==> flow/design.v <==
module cordic_magphase #(
    parameter integer INPUT_WIDTH      = 16,
    parameter integer INT_WIDTH        = 32,
    parameter integer ITERATIONS       = 32,
    parameter integer GAIN_FRAC_BITS   = 28,
    parameter integer OUTPUT_FRAC_BITS = 14
) (
    input  wire                          clk,
    input  wire                          rst_n,
    input  wire                          start,
    input  wire signed [INPUT_WIDTH-1:0] x_in,
    input  wire signed [INPUT_WIDTH-1:0] y_in,
    output reg                           busy,
    output reg                           done,
    output reg  signed [INT_WIDTH-1:0]   magnitude,
    output reg  signed [INT_WIDTH-1:0]   phase
);
    localparam IDLE         = 2'd0;
    localparam ITERATE      = 2'd1;
    localparam POST_PROCESS = 2'd2;
    localparam DONE_STATE   = 2'd3;
    reg [1:0] state, state_next;
    reg signed [INT_WIDTH-1:0] x_reg, y_reg, x_next, y_next;
    reg signed [INT_WIDTH-1:0] z_reg, z_next;
    reg [5:0]                  iter_cnt, iter_cnt_next;
    reg signed [1:0] pi_correction, pi_correction_next;  
    localparam [31:0] PI_CONST32    = 32'h3243F6A8;  
    localparam [31:0] TWOPI_CONST32 = 32'h6487ED51;  
    localparam [31:0] K_INV32       = 32'd162600000;
    localparam signed [INT_WIDTH-1:0] PI_CONST    = {{(INT_WIDTH-32){PI_CONST32[31]}}, PI_CONST32};
    localparam signed [INT_WIDTH-1:0] TWOPI_CONST = {{(INT_WIDTH-32){TWOPI_CONST32[31]}}, TWOPI_CONST32};
    localparam signed [INT_WIDTH-1:0] K_INV       = {{(INT_WIDTH-32){K_INV32[31]}}, K_INV32};
    function signed [31:0] atan_lut;
        input [4:0] idx;
        begin
            case (idx)
                4'd0:  atan_lut = 32'sh0C90FDAA;
                4'd1:  atan_lut = 32'sh076B19C1;
                4'd2:  atan_lut = 32'sh03EB6EBF;
                4'd3:  atan_lut = 32'sh01FD5BA9;
                4'd4:  atan_lut = 32'sh00FFAAE0;
                4'd5:  atan_lut = 32'sh007FF55B;
                4'd6:  atan_lut = 32'sh003FFEA8;
                4'd7:  atan_lut = 32'sh001FFFDA;
                4'd8:  atan_lut = 32'sh000FFFEF;
                4'd9:  atan_lut = 32'sh0007FFFF;
                4'd10: atan_lut = 32'sh0003FFFF;
                4'd11: atan_lut = 32'sh0001FFFF;
                4'd12: atan_lut = 32'sh0000FFFF;
                4'd13: atan_lut = 32'sh00007FFF;
                4'd14: atan_lut = 32'sh00003FFF;
                4'd15: atan_lut = 32'sh00001FFF;  
                5'd16: atan_lut = 32'sh00000FFF;  
                5'd17: atan_lut = 32'sh000007FF;  
                5'd18: atan_lut = 32'sh000003FF;  
                5'd19: atan_lut = 32'sh000001FF;  
                5'd20: atan_lut = 32'sh000000FF;  
                5'd21: atan_lut = 32'sh0000007F;  
                5'd22: atan_lut = 32'sh0000003F;  
                5'd23: atan_lut = 32'sh0000001F;  
                5'd24: atan_lut = 32'sh0000000F;  
                5'd25: atan_lut = 32'sh00000007;  
                5'd26: atan_lut = 32'sh00000003;  
                5'd27: atan_lut = 32'sh00000001;  
                default: atan_lut = 32'sh00000000;  
            endcase
        end
    endfunction
    wire signed [47:0] mag_prod = x_reg * K_INV;  
    wire signed [INT_WIDTH-1:0] mag_corr = mag_prod >>> GAIN_FRAC_BITS;
    reg  signed [INT_WIDTH-1:0] phase_tmp;
    always @(posedge clk or negedge rst_n) begin
        if (!rst_n) begin
            state     <= IDLE;
            busy      <= 1'b0;
            done      <= 1'b0;
            x_reg     <= 0;
            y_reg     <= 0;
            z_reg     <= 0;
            iter_cnt  <= 0;
            magnitude <= 0;
            phase     <= 0;
            pi_correction <= 2'sd0;
        end else begin
            state    <= state_next;
            x_reg    <= x_next;
            y_reg    <= y_next;
            z_reg    <= z_next;
            iter_cnt <= iter_cnt_next;
            pi_correction <= pi_correction_next;
            busy     <= (state_next != IDLE) && (state_next != DONE_STATE);
            done     <= (state_next == DONE_STATE);
            if (state_next == DONE_STATE) begin
                magnitude <= ((mag_corr < 0) ? -mag_corr : mag_corr) << OUTPUT_FRAC_BITS;
                case (pi_correction)
                    -2'sd1: phase_tmp = z_next - PI_CONST;
                    2'sd0:  phase_tmp = z_next;
                    default: phase_tmp = z_next + PI_CONST;
                endcase
                if (phase_tmp > PI_CONST)
                    phase_tmp = phase_tmp - TWOPI_CONST;
                else if (phase_tmp < -PI_CONST)
                    phase_tmp = phase_tmp + TWOPI_CONST;
                phase <= phase_tmp;
            end
        end
    end
    always @* begin
        state_next          = state;
        x_next              = x_reg;
        y_next              = y_reg;
        z_next              = z_reg;
        iter_cnt_next       = iter_cnt;
        pi_correction_next  = pi_correction;
        case (state)
            IDLE, DONE_STATE: begin
                if (start) begin
                    x_next = {{(INT_WIDTH-INPUT_WIDTH){x_in[INPUT_WIDTH-1]}}, x_in};
                    y_next = {{(INT_WIDTH-INPUT_WIDTH){y_in[INPUT_WIDTH-1]}}, y_in};
                    if (x_next < 0) begin
                        x_next = -x_next;
                        y_next = -y_next;
                        pi_correction_next = (y_next >= 0) ? 2'sd1 : -2'sd1;
                    end else begin
                        pi_correction_next = 2'sd0;
                    end
                    z_next        = 0;
                    iter_cnt_next = 0;
                    state_next    = ITERATE;
                end else begin
                    state_next    = IDLE;
                end
            end
            ITERATE: begin
                if (iter_cnt < ITERATIONS) begin
                    if (y_reg >= 0) begin
                        x_next = x_reg + (y_reg >>> iter_cnt);
                        y_next = y_reg - (x_reg >>> iter_cnt);
                        z_next = z_reg + atan_lut(iter_cnt[4:0]);
                    end else begin
                        x_next = x_reg - (y_reg >>> iter_cnt);
                        y_next = y_reg + (x_reg >>> iter_cnt);
                        z_next = z_reg - atan_lut(iter_cnt[4:0]);
                    end
                    iter_cnt_next = iter_cnt + 1'b1;
                    if (iter_cnt == ITERATIONS-1)
                        state_next = POST_PROCESS;
                end else begin
                    state_next = POST_PROCESS;
                end
            end
            POST_PROCESS: begin
                state_next = DONE_STATE;
            end
            default: state_next = IDLE;
        endcase
    end
endmodule
Tool chain data of cordic_magphase
Each step is given for the RTL above and for the edited RTL.
Lines under "original" count in the file above, lines under "edited" in the edited file.
"difference": "edited" minus "original" as printed here. "relative change": 100 x difference / "original".
Cell names lack the library's common part.
A cell with - has no value.

design
  top = cordic_magphase
  clock port = clk
  standard-cell library = sky130hd
  corner = tt_025C_1v80

The edit
Unified diff, file above to edited file.
A script made this edit. It was not meant as an optimisation and need not keep what the design does.

begin of diff
@@ -1,5 +1,5 @@
 module cordic_magphase #(
     parameter integer INPUT_WIDTH      = 16,
-    parameter integer INT_WIDTH        = 32,
+    parameter integer INT_WIDTH        = 40,
     parameter integer ITERATIONS       = 32,
     parameter integer GAIN_FRAC_BITS   = 28,
end of diff

Word level
Counts by Yosys on the flattened word-level netlist (proc, flatten, opt, wreduce; memories kept). Register bits leave out memories and registers merged into their read ports (data or address). Print and check cells are left out.
Memory sizes are those after Yosys's memory passes, which may raise the word count (mostly to a power of two), join words into wider ones and drop unused or constant bits.

bit counts
  what                             original  edited  difference  relative change (%)
  clocked read ports x word width  0         0       0           -
  bits in writable memories        0         0       0           -
  bits in latches                  0         0       0           -
  input port bits                  35        35      0           0.00
  register bits after elaboration  158       198     +40         +25.32
  cells after elaboration          91        91      0           0.00
  ROM bits                         1792      1792    0           0.00
  memories                         2         2       0           0.00
  output and inout port bits       66        82      +16         +24.24

memory list
  what                                     original                  edited
  words x width with read and write ports  32x28 r1 w0; 32x28 r1 w0  32x28 r1 w0; 32x28 r1 w0

cells by class
  what                           original  edited  difference  relative change (%)
  magnitude comparators          7         7       0           0.00
  reduce/logical cells           8         8       0           0.00
  equality and inequality tests  9         9       0           0.00
  divide/modulo/power cells      0         0       0           -
  mux-type cells                 36        36      0           0.00
  bitwise gates (word level)     2         2       0           0.00
  multipliers                    1         1       0           0.00
  shift-type cells               2         2       0           0.00
  add/subtract/negate cells      14        14      0           0.00

operator list
  operator                                                                               original  edited  difference  relative change (%)
  32-bit 2-to-1 mux                                                                      20        6       -14         -70.00
  40-bit 2-to-1 mux                                                                      0         14      +14         -
  32-bit adder                                                                           3         0       -3          -100.00
  32-bit parallel mux with 2-bit select                                                  3         0       -3          -100.00
  32-bit subtractor                                                                      3         0       -3          -100.00
  40-bit parallel mux with 2-bit select                                                  0         3       +3          -
  32-bit by 1-bit greater-or-equal comparator with 1-bit output (second input constant)  2         0       -2          -100.00
  16-bit negator with 32-bit output                                                      2         0       -2          -100.00
  32-bit by 6-bit >>> shifter with 32-bit output                                         2         0       -2          -100.00
  40-bit adder                                                                           0         2       +2          -
  40-bit by 1-bit greater-or-equal comparator with 1-bit output (second input constant)  0         2       +2          -
  16-bit negator with 40-bit output                                                      0         2       +2          -
  40-bit by 6-bit >>> shifter with 40-bit output                                         0         2       +2          -
  40-bit subtractor                                                                      0         2       +2          -
  32-bit by 31-bit adder with 32-bit output (second input constant)                      1         0       -1          -100.00
  32-bit adder (second input constant)                                                   1         0       -1          -100.00
  32-bit by 31-bit > comparator with 1-bit output (second input constant)                1         0       -1          -100.00
  32-bit by 31-bit < comparator with 1-bit output (second input constant)                1         0       -1          -100.00
  32-bit by 23-bit multiplier with 42-bit output (second input constant)                 1         0       -1          -100.00
  18-bit 2-to-1 mux                                                                      1         0       -1          -100.00
  18-bit negator                                                                         1         0       -1          -100.00
  32-bit parallel mux with 3-bit select                                                  1         0       -1          -100.00
  32-bit by 31-bit subtractor with 32-bit output (second input constant)                 1         0       -1          -100.00
  32-bit subtractor (second input constant)                                              1         0       -1          -100.00
  40-bit by 31-bit adder with 40-bit output (second input constant)                      0         1       +1          -
  40-bit by 32-bit adder with 40-bit output                                              0         1       +1          -
  40-bit by 32-bit adder with 40-bit output (second input constant)                      0         1       +1          -
  40-bit by 31-bit > comparator with 1-bit output (second input constant)                0         1       +1          -

Unchanged operator kinds not shown: 20.
The list need not be complete.

Longest topological paths
Yosys ltp: most cells in a row. Word level: on the elaborated netlist, between registers, memories and ports. Mapped: between sequential cells and ports; inverters and the memories' decode and read muxes count.

logic depth
  what                          original  edited  difference  relative change (%)
  word-level depth              14        14      0           0.00
  ABC_AREA                      0         0       -           -
  mapped depth                  44        47      +3          +6.82
  mapped depth without buffers  36        36      0           0.00

Synthesis result
Source: synth_stat.txt of the flow (Yosys; design flattened, memories mapped). It holds for the ABC_AREA given above (unset counts as 0); a run with the other value may have another netlist.

mapped netlist
  what                            original  edited   difference  relative change (%)
  standard cells after synthesis  3625      4517     +892        +24.61
  area of sequential cells (µm²)  4006.3    5007.3   +1001.0     +24.99
  buffer cells                    180       246      +66         +36.67
  mapped area (µm²)               29866.1   36740.2  +6874.1     +23.02
  flip-flop cells                 160       200      +40         +25.00

cell types
  cell      original  edited  difference  relative change (%)
  o21ai_0   209       315     +106        +50.72
  nor2_1    257       357     +100        +38.91
  a21oi_1   275       330     +55         +20.00
  clkbuf_1  115       164     +49         +42.61
  nand2_1   355       400     +45         +12.68
  mux2i_1   44        86      +42         +95.45
  inv_1     355       395     +40         +11.27
  dfrtp_1   158       198     +40         +25.32
  a21o_1    72        111     +39         +54.17
  xor2_1    89        123     +34         +38.20
  mux4_2    69        99      +30         +43.48
  ha_1      355       383     +28         +7.89
  o31ai_1   27        55      +28         +103.70
  nand4_1   14        41      +27         +192.86
  nor3_1    55        74      +19         +34.55
  or2_2     18        37      +19         +105.56
  xnor2_1   155       173     +18         +11.61
  o21a_1    30        48      +18         +60.00

Unchanged cell types not shown: 11.
The list need not be complete.

Timing after synthesis
OpenSTA on the mapped netlist: ideal clock, no wires. The path of least setup slack (recovery checks aside). Input and output delay are each 20% of the period. Register names are those of the netlist, which keeps one name where synthesis merged equal registers.

timing path after synthesis
  what                               original                 edited                  difference  relative change (%)
  kind                               input port to flip-flop  flip-flop to flip-flop  -           -
  start                              in start                 reg iter_cnt[2]         -           -
  end                                reg phase[10]            reg phase[14]           -           -
  path slack (ns)                    11.064                   10.094                  -0.970      -
  path delay (ns)                    4.937                    9.906                   +4.969      +100.65
  arrival time (ns)                  8.812                    9.769                   +0.957      +10.86
  driving pins on the path           23                       42                      +19         +82.61
  library setup time (ns)            0.125                    0.137                   +0.012      -
  data required time (ns)            19.875                   19.863                  -0.012      -0.06
  period (ns)                        20.0                     20.0                    0.0         0.00
  launch time at the first pin (ns)  4.000                    0.000                   -4.000      -100.00
  external input delay (ns)          4.000                    -                       -           -
  path buffers                       5                        11                      +6          +120.00
  synthesis period reached (ns)      8.936                    9.906                   +0.970      +10.85

"path delay" is the arrival time less input delay plus setup time.
"driving pins on the path" counts driving pins, that of a launching flip-flop among them; a cell with two outputs on the path counts twice.
"synthesis period reached" is the clock period less the worst setup slack; recovery checks do not enter. This is arithmetic on one report: input and output delays are still those of the set period (20% each).
The rows between start and end are the longest chain of elaborated cells between them; the timing report does not say that the signal goes this way. Where chains are equally long, one stands for them.
A line is the first line of the expression or statement that the cell stems from. Yosys adds cells for indexed reads and writes and turns some case tables into memories.
A memory read counts as a cell of the chain, while the word-level depth stops at memories.

between the ends, after synthesis, original
  cells stage by stage = or3b_1 clkbuf_1 and2_1 clkbuf_1 buf_1 a22o_1 ha_1 nor2b_1 o31a_1 o2111ai_1 a21oi_1 o21a_1 nor4b_1 o21ai_0 a22oi_1 o2111ai_1 a211o_1 a31oi_2 buf_4 buf_2 o32ai_1 xnor2_1 mux2_2
  length of the longest elaborated chain = 8
  elaborated cells between the ends (all ways) = 15
  classes of those cells = add/sub (4); compare (2); eq/ne (1); mux (8)

RTL lines, path after synthesis, original
  what                                       line  text
  start, declared                            10    input  wire                          start,
  32-bit 2-to-1 mux                          117   if (start) begin
  32-bit parallel mux with 3-bit select      115   case (state)
  32-bit by 31-bit adder with 32-bit output  98    default: phase_tmp = z_next + PI_CONST;
  32-bit parallel mux with 2-bit select      95    case (pi_correction)
  32-bit 2-to-1 mux                          93    if (state_next == DONE_STATE) begin
  32-bit adder                               103   phase_tmp = phase_tmp + TWOPI_CONST;
  32-bit 2-to-1 mux                          102   else if (phase_tmp < -PI_CONST)
  32-bit 2-to-1 mux                          100   if (phase_tmp > PI_CONST)
  end, assigned                              82    phase     <= 0;
  end, assigned                              104   phase <= phase_tmp;
  end, declared                              16    output reg  signed [INT_WIDTH-1:0]   phase

Some nets on the timed path still bear RTL names; the line given drives or declares the net.

nets with RTL names, path after synthesis, original
  net        line
  z_next[5]  115

between the ends, after synthesis, edited
  cells stage by stage = dfrtp_1 buf_2 inv_2 buf_2 buf_2 buf_1 buf_2 buf_1 clkbuf_1 ha_1 nor2_1 a21o_1 ha_1 buf_1 a41oi_1 clkbuf_1 xnor2_1 ha_1 [... 6 more ...] xor2_1 a21oi_1 ha_1 nand2_1 or4_1 a21oi_1 o21ai_1 nand2_1 xnor2_1 mux2_2 or4_1 or4_1 a211oi_2 o21ai_2 buf_6 o31ai_1 xor2_1 a21oi_1
  length of the longest elaborated chain = 14
  elaborated cells between the ends (all ways) = 29
  classes of those cells = add/sub (6); compare (3); eq/ne (2); mux (16); memory (2)

RTL lines, path after synthesis, edited
  what                                             line  text
  start, declared                                  25    reg [5:0]                  iter_cnt, iter_cnt_next;
  start, assigned                                  80    iter_cnt  <= 0;
  start, assigned                                  89    iter_cnt <= iter_cnt_next;
  memory read 32 x 28 bit                          36    case (idx)
  32-bit 2-to-1 mux                                136   if (y_reg >= 0) begin
  32-bit 2-to-1 mux                                135   if (iter_cnt < ITERATIONS) begin
  32-bit 2-to-1 mux                                115   case (state)
  40-bit by 32-bit subtractor with 40-bit output   143   z_next = z_reg - atan_lut(iter_cnt[4:0]);
  40-bit 2-to-1 mux                                136
  40-bit 2-to-1 mux                                135
  40-bit parallel mux with 3-bit select            115
  40-bit by 31-bit adder with 40-bit output        98    default: phase_tmp = z_next + PI_CONST;
  40-bit parallel mux with 2-bit select            95    case (pi_correction)
  40-bit 2-to-1 mux                                93    if (state_next == DONE_STATE) begin
  40-bit by 31-bit < comparator with 1-bit output  102   else if (phase_tmp < -PI_CONST)
  40-bit 2-to-1 mux                                102
  40-bit 2-to-1 mux                                100   if (phase_tmp > PI_CONST)
  end, assigned                                    82    phase     <= 0;
  end, assigned                                    104   phase <= phase_tmp;
  end, declared                                    16    output reg  signed [INT_WIDTH-1:0]   phase

nets with RTL names, path after synthesis, edited
  net         line
  z_next[22]  115

Path in the finished layout
Path of least setup slack in the final report of the runs of set A (OpenROAD, finished layout, wires in). Where an end is a register, its clock arrival counts in the times.

timing path after layout
  what                               original                edited                  difference  relative change (%)
  kind                               flip-flop to flip-flop  flip-flop to flip-flop  -           -
  start                              reg iter_cnt[1]         reg iter_cnt[1]         -           -
  end                                reg phase[11]           reg phase[28]           -           -
  path slack (ns)                    1.86                    0.72                    -1.14       -
  arrival time (ns)                  9.27                    10.42                   +1.15       +12.41
  data required time (ns)            11.13                   11.14                   +0.01       +0.09
  library setup time (ns)            0.07                    0.10                    +0.03       -
  driving pins on the path           33                      32                      -1          -3.03
  path buffers                       0                       1                       +1          -
  period (ns)                        10.7                    10.7                    0.0         0.00
  launch time at the first pin (ns)  0.49                    0.54                    +0.05       +10.20

The rows between start and end are the longest chain of elaborated cells between them; the timing report does not say that the signal goes this way. Where chains are equally long, one stands for them.
A memory read counts as a cell of the chain, while the word-level depth stops at memories.

between the ends, after layout, original
  cells stage by stage = dfrtp_2 inv_1 ha_1 nor3_1 a21oi_1 nor3_1 a21oi_1 nor2_1 and2_1 a31o_2 xor2_1 ha_1 nand3_1 o221ai_2 o22ai_1 o311a_1 o31a_1 nor4_2 ha_1 a21oi_1 nand2_1 a21o_1 and2_1 o21ai_0 o211a_1 o31a_1 xnor2_1 nand2_1 o21ai_2 nand2_1 a2111oi_0 o21ai_0 a31oi_1
  length of the longest elaborated chain = 14
  elaborated cells between the ends (all ways) = 29
  classes of those cells = add/sub (6); compare (3); eq/ne (2); mux (16); memory (2)

RTL lines, path after layout, original
  what                                             line  text
  start, declared                                  25    reg [5:0]                  iter_cnt, iter_cnt_next;
  start, assigned                                  80    iter_cnt  <= 0;
  start, assigned                                  89    iter_cnt <= iter_cnt_next;
  memory read 32 x 28 bit                          36    case (idx)
  32-bit 2-to-1 mux                                136   if (y_reg >= 0) begin
  32-bit 2-to-1 mux                                135   if (iter_cnt < ITERATIONS) begin
  32-bit 2-to-1 mux                                115   case (state)
  32-bit subtractor                                143   z_next = z_reg - atan_lut(iter_cnt[4:0]);
  32-bit 2-to-1 mux                                136
  32-bit 2-to-1 mux                                135
  32-bit parallel mux with 3-bit select            115
  32-bit by 31-bit adder with 32-bit output        98    default: phase_tmp = z_next + PI_CONST;
  32-bit parallel mux with 2-bit select            95    case (pi_correction)
  32-bit 2-to-1 mux                                93    if (state_next == DONE_STATE) begin
  32-bit by 31-bit < comparator with 1-bit output  102   else if (phase_tmp < -PI_CONST)
  32-bit 2-to-1 mux                                102
  32-bit 2-to-1 mux                                100   if (phase_tmp > PI_CONST)
  end, assigned                                    82    phase     <= 0;
  end, assigned                                    104   phase <= phase_tmp;
  end, declared                                    16    output reg  signed [INT_WIDTH-1:0]   phase

Some nets on the timed path still bear RTL names; the line given drives or declares the net.

nets with RTL names, path after layout, original
  net         line
  z_next[19]  115

between the ends, after layout, edited
  cells stage by stage = dfrtp_4 inv_1 ha_1 or3_1 a211oi_1 a21o_1 ha_1 a41oi_1 buf_4 xor2_1 ha_1 a211oi_1 o211ai_1 a21boi_0 a21oi_2 or3b_2 a32oi_1 ha_1 and4_1 and3_1 and3_1 a32oi_1 and3_1 o31ai_1 xor2_1 mux2i_1 and4bb_2 nand3_1 o21ai_2 o22ai_1 xnor2_1 mux2_2
  length of the longest elaborated chain = 14
  elaborated cells between the ends (all ways) = 29
  classes of those cells = add/sub (6); compare (3); eq/ne (2); mux (16); memory (2)

RTL lines, path after layout, edited
  what                                            line  text
  start, declared                                 25    reg [5:0]                  iter_cnt, iter_cnt_next;
  start, assigned                                 80    iter_cnt  <= 0;
  start, assigned                                 89    iter_cnt <= iter_cnt_next;
  memory read 32 x 28 bit                         36    case (idx)
  32-bit 2-to-1 mux                               136   if (y_reg >= 0) begin
  32-bit 2-to-1 mux                               135   if (iter_cnt < ITERATIONS) begin
  32-bit 2-to-1 mux                               115   case (state)
  40-bit by 32-bit subtractor with 40-bit output  143   z_next = z_reg - atan_lut(iter_cnt[4:0]);
  40-bit 2-to-1 mux                               136
  40-bit 2-to-1 mux                               135
  40-bit parallel mux with 3-bit select           115
  40-bit by 31-bit adder with 40-bit output       98    default: phase_tmp = z_next + PI_CONST;
  40-bit parallel mux with 2-bit select           95    case (pi_correction)
  40-bit 2-to-1 mux                               93    if (state_next == DONE_STATE) begin
  40-bit by 32-bit adder with 40-bit output       103   phase_tmp = phase_tmp + TWOPI_CONST;
  40-bit 2-to-1 mux                               102   else if (phase_tmp < -PI_CONST)
  40-bit 2-to-1 mux                               100   if (phase_tmp > PI_CONST)
  end, assigned                                   82    phase     <= 0;
  end, assigned                                   104   phase <= phase_tmp;
  end, declared                                   16    output reg  signed [INT_WIDTH-1:0]   phase

nets with RTL names, path after layout, edited
  net         line
  z_next[27]  115

Layout results
Both versions went through the flow (Yosys, OpenROAD) with the same settings in each pair. Constraints: input delay and output delay 20% of the set period each, output load 0.01 pF.

flow settings, set A
  CORE_UTILIZATION = 40
  period_ns = 10.7
  CAP_MARGIN = 20
  CORE_MARGIN = 2
  SLEW_MARGIN = 20

measured results, set A
  what                                       original  edited   difference  relative change (%)
  chip area in the Yosys report (µm²)        29866.1   36740.2  +6874.1     +23.02
  total negative slack on setup checks (ns)  0.000     0.000    0.000       -
  lowest setup slack (ns)                    1.860     0.718    -1.142      -
  standard-cell area after layout (µm²)      32229.7   39411.5  +7181.8     +22.28
  full die area (µm²)                        76867.6   94292.0  +17424.4    +22.67
  period achieved (ns)                       8.840     9.982    +1.142      +12.92
  smallest hold slack (ns)                   0.491     0.497    +0.006      -

flow settings, set B
  ABC_AREA = 0
  CAP_MARGIN = 35
  CELL_PAD_IN_SITES_DETAIL_PLACEMENT = 0
  CELL_PAD_IN_SITES_GLOBAL_PLACEMENT = 1
  CORE_ASPECT_RATIO = 1.18
  CORE_MARGIN = 8
  CORE_UTILIZATION = 55
  GPL_ROUTABILITY_DRIVEN = 0
  GPL_TIMING_DRIVEN = 0
  PLACE_DENSITY_LB_ADDON = 0.23
  SETUP_SLACK_MARGIN = 1.06
  period_ns = 11.5
  SLEW_MARGIN = 20

measured results, set B
  what                                       original  edited   difference  relative change (%)
  chip area in the Yosys report (µm²)        29866.1   36740.2  +6874.1     +23.02
  total negative slack on setup checks (ns)  0.000     0.000    0.000       -
  lowest setup slack (ns)                    1.257     1.306    +0.049      -
  standard-cell area after layout (µm²)      32533.7   40929.3  +8395.6     +25.81
  full die area (µm²)                        62039.8   75355.0  +13315.2    +21.46
  period achieved (ns)                       10.243    10.194   -0.049      -0.48
  smallest hold slack (ns)                   0.423     0.389    -0.034      -

"period achieved" is the run's clock period less its worst setup slack. It is reckoned from that one timing run; input and output delays stay at 20% of the period that was set.
